==> flow/design.v <==
module sin_h(
    input signed [15:0] r_in,
    output signed [15:0] r_out
    );
     wire signed [15:0] a,b,c,d;
     assign a = r_in + (r_in >>> 2);
     assign b = (a >>> 4)+(r_in >>> 6);
     assign c = b+a; 
     assign d = (c >>> 5)+(r_in);
     assign r_out = d >>>1;     
endmodule
module cos_h(
    input signed [15:0] r,
    output signed [15:0] r_o
    );
    wire signed [15:0] a,b,c,d;
  assign a = r + (r >>> 2);
  assign b = r + (a >>> 2);
  assign c = b >>> 9;
  assign d = r + (r >>> 3);
  assign r_o = c+d;
endmodule
module sinh_23(
    input signed [15:0] rin,
    input S,
    output signed [15:0] rout
    );
     wire signed [15:0] a,b,c,d,e;
     assign a = (rin >>> 4)+ rin;
     assign b = rin + (rin >>> 9);
     assign c = b + (a >>> 7);
     assign d = c >>> 2;
     assign e = b >>> 3;
     assign rout = S? d:e;
endmodule
module cosh_23(
    input signed [15:0] ri,
    input sel,
    output signed [15:0] ro
    );
    wire signed [15:0] a,b,c,d;
    assign a = ri >>>7;
    assign b = (ri >>> 8)+ ri;
    assign c = b >>> 5;
    assign d = sel? c:b;
    assign ro = d + ri;
endmodule
module sinh_45(
    input signed [15:0] rin,
    input s,
    output signed [15:0] rout    
    );
    wire signed [15:0] a,b,c;
    assign a = rin >>> 4;
    assign b = rin >>> 5;
    assign c = s? a:b;
    assign rout = c;
endmodule
module cosh_45(
    input signed [15:0] rin,
    input s,
    output signed [15:0] rout    
    );
    wire signed [15:0] a,b,c;
    assign a = rin >>> 11;
    assign b = rin >>> 9;
    assign c = s? b:a;
    assign rout = rin + c;
endmodule
module stage_1(
    input signed [15:0] x_in,
    input signed [15:0] y_in,
    input signed [15:0] ang_in,
    input clk,
    input reset,
    output reg signed [15:0] x_out,
    output reg signed [15:0] y_out,
    output reg signed [15:0] ang_out
    );
    wire signed [15:0] p,q,u,v,abs_theta;
    assign abs_theta = ang_in[15] ? (~ang_in + 1'b1) : ang_in;
    reg signed [15:0] r,s,w,x,z,k; 
    sin_h S1(.r_in(y_in), .r_out(q));
    sin_h S2(.r_in(x_in), .r_out(u));
    cos_h C1(.r(x_in), .r_o(p));
    cos_h C2(.r(y_in), .r_o(v));
    always @(posedge clk, posedge reset)
    begin
    if(reset)
      begin
      x_out <= 16'b0000000000000000;
      y_out <= 16'b0000000000000000;
      ang_out <= 16'b0000000000000000;
      end
    else
    begin
      if (abs_theta <= 16'b0001000000000000)
         begin
         x_out <= x_in;
         y_out <= y_in;
         ang_out <= ang_in;
         end
      else 
         begin
         case(ang_in[15])
         1'b0: begin 
              x_out <= p+q; 
              y_out <= u+v; 
              ang_out <= ang_in - 16'b0010000000000000; 
              end
         1'b1: begin 
              x_out <= p-q; 
              y_out <= v-u; 
              ang_out <= ang_in + 16'b0010000000000000; 
              end
          endcase
         end
  end
end
endmodule
module stage_23(
    input signed [15:0] x_pr,
    input signed [15:0] y_pr,
    input signed [15:0] ang_pr,
    input clk,
    input reset,
    output reg signed [15:0] sx2_op,
    output reg signed [15:0] sy2_op,
    output reg signed [15:0] sa2_op
    );
  wire signed [15:0] abs_theta,o1,o2,o3,o4,w1,w2,w3,w4;
  assign abs_theta = ang_pr[15] ? (~ang_pr + 1'b1) : ang_pr;
  wire sel23;
  assign sel23 = (abs_theta > 16'b0000110000000000)?1'b1:1'b0;
  sinh_23 S1(.rin(x_pr),.S(sel23),.rout(o1));
  sinh_23 S2(.rin(y_pr),.S(sel23),.rout(o2));
  cosh_23 C1(.ri(x_pr),.sel(sel23),.ro(o3));
  cosh_23 C2(.ri(y_pr),.sel(sel23),.ro(o4)); 
always @(posedge clk, posedge reset)
begin
  if(reset)
      begin
      sx2_op <= 16'b0000000000000000;
      sy2_op<= 16'b0000000000000000;
      sa2_op <= 16'b0000000000000000;
      end
  else 
     begin
     if (abs_theta > 16'b0000110000000000 | abs_theta <= 16'b0000010000000000)
      begin
      sx2_op <= x_pr;
      sy2_op <= y_pr;
      sa2_op <= ang_pr;
      end
  else
      begin
         if(ang_pr[15])
          begin
          sx2_op <= o3 - o2;
          sy2_op <= o4 - o1;
          sa2_op <= sel23? (ang_pr + 16'b0001000000000000) : (ang_pr + 16'b0000100000000000);
          end
         else
          begin
          sx2_op <= o3 + o2;
          sy2_op <= o4 + o1;
          sa2_op <= sel23? (ang_pr - 16'b0001000000000000) : (ang_pr - 16'b0000100000000000);
          end
      end 
    end
end
endmodule  
module stage_45(
    input signed [15:0] sx2_op,
    input signed [15:0] sy2_op,
    input signed [15:0] sa2_op,
    input clk,
    input reset,
    output reg signed [15:0] x_nxt,
    output reg signed [15:0] y_nxt,
    output reg signed [15:0] ang_nxt
    );
    wire signed [15:0] o5,o6,o7,o8,w5,w6,w7,w8,abs_theta2;
    wire sel45;
    assign abs_theta2 = sa2_op[15] ? (~sa2_op + 1'b1) : sa2_op;
    assign sel45 = (abs_theta2 > 16'b0000001100000000)? 1'b1:1'b0;
sinh_45 S3(.rin(sx2_op),.s(sel45),.rout(o5));
sinh_45 S4(.rin(sy2_op),.s(sel45),.rout(o6));
cosh_45 C3(.rin(sx2_op),.s(sel45),.rout(o7));
cosh_45 C4(.rin(sy2_op),.s(sel45),.rout(o8));
always @(posedge clk, posedge reset)
begin
   if(reset)
      begin
      x_nxt <= 16'b0000000000000000;
      y_nxt <= 16'b0000000000000000;
      ang_nxt <= 16'b0000000000000000;
      end
   else
      begin
         if(abs_theta2 <= 16'b0000000100000000)
             begin
             x_nxt <= sx2_op;
             y_nxt <= sy2_op;
             ang_nxt <= sa2_op;
             end 
         else
             begin
             if(sa2_op[15])
                begin
                x_nxt <= o7 - o5;
                y_nxt <= o8 - o6;
                ang_nxt <= sel45? (sa2_op + 16'b0000010000000000) : (sa2_op + 16'b0000001000000000);
                end
             else
                begin
                x_nxt <= o7 + o5;
                y_nxt <= o8 + o6;
                ang_nxt <= sel45? (sa2_op - 16'b0000010000000000) : (sa2_op - 16'b0000001000000000);
                end
             end
      end
end
endmodule
module last_stage(
    input signed [15:0] x3,
    input signed [15:0] y3,
    input signed [15:0] ang3,
    input clk,
    input reset,
    output reg signed [15:0] xf,
    output reg signed [15:0] yf
    );
    wire signed [15:0] abs_theta,w1,w2,w3,w4,w5,w6;
    assign abs_theta = ang3[15] ? (~ang3 + 1'b1) : ang3;
    wire [3:0] k;
    assign k = abs_theta[15:12] + abs_theta[11];
    assign w1 = y3 >>> 9;
    assign w2 = x3 >>> 9;
    assign w3 = k*w1;
    assign w4 = k*w2;
    always @(posedge clk, posedge reset)
    begin
       if (reset)
         begin
         xf <= 16'b0000000000000000;
         yf <= 16'b0000000000000000;
         end
       else 
          begin
               if (ang3[15])
                 begin
                 xf <= x3 + w3;
                 yf <= y3 + w4;
                 end
               else 
                 begin
                 xf <= x3 - w3;
                 yf <= y3 - w4;
                 end
          end
    end
endmodule
`timescale 1ns / 100ps
module cordic_2taylor (
input clk,
input reset,
input signed [15:0] ang,
input signed [15:0] xin,
input signed [15:0] yin,
output signed [15:0] Xout,
output signed [15:0] Yout);
wire signed [15:0] x1, y1, theta1;           
wire signed [15:0] x2, y2, theta2;           
wire signed [15:0] x3, y3, theta3;           
    stage_1 S1(xin,yin,ang,clk,reset,x1,y1,theta1);
    stage_23 S2(x1,y1,theta1,clk,reset,x2,y2,theta2);
    stage_45 S3(x2,y2,theta2,clk,reset,x3,y3,theta3);
    last_stage S4(x3,y3,theta3,clk,reset,Xout,Yout);
endmodule
# == Step by step through the tools: cordic_2taylor ==
# The steps from the RTL of cordic_2taylor to its reports follow in flow order.
# Lines are those of the file above, counted from 1.
# Operators carry their Yosys type and port widths (W data, S select, Z words).
# Library cell names are shortened.
# A cell with - has no value.
# design
design,cordic_2taylor
clk_port,clk
library,sky130hd
pvt_corner,tt_025C_1v80

# == Elaborated design ==
# Yosys after proc, flatten, opt, wreduce and memory -nomap, before mapping. Enables and synchronous resets that opt folds into registers are not counted as muxes. Memory bits, and registers merged into a memory's read port (data or address), are not among the register bits. Print and check cells are not counted. Equal cells are merged and count once.
# bits
ff_bits,176
input_bits,50
# classes
logic,6
compare,5
addsub,57
mul,2
muxes,38
# ops
cell,n
$mux W16,27
$mul A4 B16 Y16,2
$add A16 B16 Y16,6
$pmux W16 S2,3
$add A16 B1 Y16 const B,4
$add A16 B14 Y16,4
$sub A16 B16 Y16,4
$add A16 B7 Y16,4
$not A16 Y16,4
$add A11 B16 Y16,2
$add A12 B16 Y16,2
$add A13 B16 Y16,2
$add A16 B12 Y16,2
$sub A16 B12 Y16,2
$add A16 B13 Y16,2
$sub A16 B15 Y16,2
$add A16 B9 Y16,2
$add A7 B16 Y16,2
$add A8 B16 Y16,2
$mux W15,2
$add A12 B10 Y13,2
$mux W11,2
$add A15 B16 Y16,1
$add A16 B10 Y16 const B,1
$sub A16 B10 Y16 const B,1
$gt A16 B10 Y1 const B,1
$add A16 B11 Y16 const B,1
$sub A16 B11 Y16 const B,1
# Not listed: further kinds 16, cells in them 18.

# == Logic depth ==
# Yosys ltp: most cells in a row. Word level: on the elaborated netlist, between registers, memories and ports. Mapped: between sequential cells and ports; inverters and the memories' decode and read muxes count.
# depth
ltp_word,10
abc_area,0
mapped_depth,43
mapped_depth_nobuf,43

# == Mapped cells and area ==
# Yosys stat after the flow's synthesis: flattened, memories mapped to cells. It holds for the ABC_AREA given above (unset counts as 0); a run with the other value may have another netlist.
# mapped
yosys_area_um2,32304.7
seq_area_um2,4404.2
ff_cells,176
cells,4147
# by_type
cell,n
ha_1,471
dfrtp_1,176
fa_1,113
xnor2_1,258
nand2_1,393
o21ai_0,294
inv_1,377
a21oi_1,264
xor2_1,141
nor2_1,315
a21o_1,99
nor3_1,124
or3_1,65
o21a_1,52
nand2b_1,60
nand3_1,69
o21bai_1,43
a21boi_0,41
# Other cell types: 83; their cells: 792.
# The figures by module come from a second, unflattened synthesis with its own total; it is not the netlist above.
# unflattened
cells_unflattened,4155
area_unflattened_um2,34546.9
# Rows give one instance, submodules left out.
# modules
module,instances,mod_seq_area_um2,area_um2,n_cells
last_stage,1,800.8,4976.0,572
stage_45,1,1201.2,4191.5,501
stage_23,1,1201.2,4167.7,468
stage_1,1,1201.2,4132.7,448
sin_h,2,0.0,2029.4,251
cos_h,2,0.0,1971.9,238
sinh_23,2,0.0,1838.0,239
cosh_23,2,0.0,1537.7,204
cosh_45,2,0.0,952.2,134
sinh_45,2,0.0,210.2,17
cordic_2taylor,1,0.0,0.0,0

# == Worst setup path after synthesis ==
# Path of least setup slack by OpenSTA after synthesis, without wires, with an ideal clock, recovery checks aside; 20% of the period is set as input and as output delay. Where synthesis merged equal registers, the netlist keeps one of their names.
# synth_timing
path_kind,input to register
startpoint,input port xin[0]
endpoint,register S1.x_out[15]
path_slack_ns,-0.143
path_delay_ns,8.143
path_stages,38
clock_period_ns,10.0
arrival_time_ns,10.018
t_required_ns,9.875
in_delay_ns,2.000
t_first_pin_ns,2.000
synth_period_reached_ns,10.143
# "path_delay_ns" is the arrival time less input delay plus setup time.
# "path_stages": output pins that drive a net of the path, with the launching flip-flop's if there is one; two outputs of one cell count as two.
# "synth_period_reached_ns" is the clock period less the worst setup slack; recovery checks do not enter. This is arithmetic on one report: input and output delays are still those of the set period (20% each).
# The rows between start and end are the longest chain of elaborated cells between them; the timing report does not say that the signal goes this way. Where chains are equally long, one stands for them.
# Each line given opens the expression or statement behind the cell; cells for indexed reads and writes are added by Yosys, which also makes memories of some case tables.
# At most two assigning lines are given for a register; there are more.
# synth_via
path_cell_list,ha_1 -> inv_1 -> fa_1 -> nor2b_1 -> o21ai_0 -> a21boi_0 -> o21ai_0 -> a21oi_1 -> o21ai_0 -> a21oi_1 -> nand2b_1 -> inv_1 -> ha_1 -> o211a_1 -> a2111oi_0 -> a2111oi_0 -> a211o_1 -> o211a_1 -> [2 not listed] -> xor2_1 -> fa_1 -> inv_1 -> ha_1 -> inv_1 -> o21bai_1 -> a21oi_1 -> o21bai_1 -> a21oi_1 -> o21ai_0 -> or4b_2 -> nand3_1 -> ha_1 -> a21oi_1 -> o21ai_0 -> xnor3_1 -> xnor2_1 -> mux2_2
elab_chain_len,6
# synth_lines
element,line,source
start: declaration,269,"input signed [15:0] xin,"
$add A16 B14 Y16,17,assign a = r + (r >>> 2);
$add A16 B14 Y16,18,assign b = r + (a >>> 2);
$add A7 B16 Y16,21,assign r_o = c+d;
$sub A16 B15 Y16,112,x_out <= p-q;
$pmux W16 S2,105,case(ang_in[15])
$mux W16,97,if (abs_theta <= 16'b0001000000000000)
end: assignment,99,x_out <= x_in;
end: assignment,107,x_out <= p+q;
end: declaration,76,"output reg signed [15:0] x_out,"

# == Worst path after layout ==
# From the final timing report of entry C: the path of least setup slack in the routed layout; clock arrival at registers is part of the times.
# layout_timing
path_kind,input to register
startpoint,input port yin[1]
endpoint,register S1.x_out[15]
arrival_time_ns,15.05
in_delay_ns,2.74
t_required_ns,14.11
t_first_pin_ns,2.74
path_stages,40
path_slack_ns,-0.94
clock_period_ns,13.7
# The rows between start and end are the longest chain of elaborated cells between them; the timing report does not say that the signal goes this way. Where chains are equally long, one stands for them.
# At most two assigning lines are given for a register; there are more.
# layout_via
path_cell_list,clkdlybuf4s50_1 -> inv_1 -> fa_1 -> nor2b_1 -> o21ai_0 -> a21boi_0 -> o21ai_0 -> a21boi_0 -> o21ai_0 -> a21boi_0 -> o21a_1 -> o21ai_0 -> nor4b_1 -> nor3_1 -> fa_1 -> inv_1 -> ha_1 -> and3_1 -> [4 not listed] -> xnor2_1 -> ha_1 -> clkbuf_1 -> nand3_1 -> o21ai_0 -> a21o_1 -> a41oi_1 -> nand2b_1 -> o311ai_0 -> nor3b_1 -> a31oi_1 -> xor2_1 -> ha_1 -> a21oi_1 -> o21ai_0 -> xnor3_1 -> xnor2_1 -> mux2_2
elab_chain_len,7
# layout_lines
element,line,source
start: declaration,270,"input signed [15:0] yin,"
$add A16 B14 Y16,6,assign a = r_in + (r_in >>> 2);
$add A12 B10 Y13,7,assign b = (a >>> 4)+(r_in >>> 6);
$add A13 B16 Y16,8,assign c = b+a;
$add A11 B16 Y16,9,assign d = (c >>> 5)+(r_in);
$sub A16 B15 Y16,112,x_out <= p-q;
$pmux W16 S2,105,case(ang_in[15])
$mux W16,97,if (abs_theta <= 16'b0001000000000000)
end: assignment,99,x_out <= x_in;
end: assignment,107,x_out <= p+q;
end: declaration,76,"output reg signed [15:0] x_out,"

# Measured results for cordic_2taylor: 3 stored runs of the Yosys and OpenROAD flow on sky130hd. The settings differ; the order carries no meaning. The constraints put input and output delay at 20% of the set period each and load the outputs with 0.01 pF.
# By "clock_period_reached_ns" is meant the clock period of the run minus its worst setup slack. This is arithmetic on one report: input and output delays are still those of the set period (20% each).
# "worst_path_ns": the worst setup path's part of the clock period (all of it between registers, 20% less for each end at a port) less its slack. A launch clock that arrives late makes it longer, a capture clock that arrives late makes it shorter.
# Settings: - = not set for that run.
# A result given as - is not shown for that run.
run name,ABC_AREA,CELL_PAD_IN_SITES_DETAIL_PLACEMENT,CORE_ASPECT_RATIO,CORE_MARGIN,CORE_UTILIZATION,GPL_TIMING_DRIVEN,period_ns,CAP_MARGIN,SLEW_MARGIN,GPL_ROUTABILITY_DRIVEN,MAX_ROUTING_LAYER,MIN_ROUTING_LAYER,TNS_END_PERCENT,HOLD_SLACK_MARGIN,PLACE_DENSITY_LB_ADDON,SETUP_SLACK_MARGIN,die_area_um2,tns_setup_ns,ws_setup_ns,finalCellArea_um2,worst_path_ns,critical_path_kind,clock_period_reached_ns,yosys_chip_area_um2,worst_hold_slack_ns
entry A,0,2,1.33,5,40,1,5.47,20,20,-,-,-,-,-,-,-,-,-,-,-,-,-,-,-,-
entry B,1,2,-,3,40,-,10.0,20,20,0,met4,met2,60,-,-,-,-,-,-,-,-,-,-,-,-
entry C,-,2,1.24,3,40,0,13.7,35,20,-,-,-,-,0.17,0.26,-1.14,84226.9,-2.716,-0.942,35425.2,11.90,input to register,14.642,32304.7,0.495
# Entry A: did not finish, placement stopped with DPL-0033
# Entry B: did not finish, routing stopped with GRT-0116
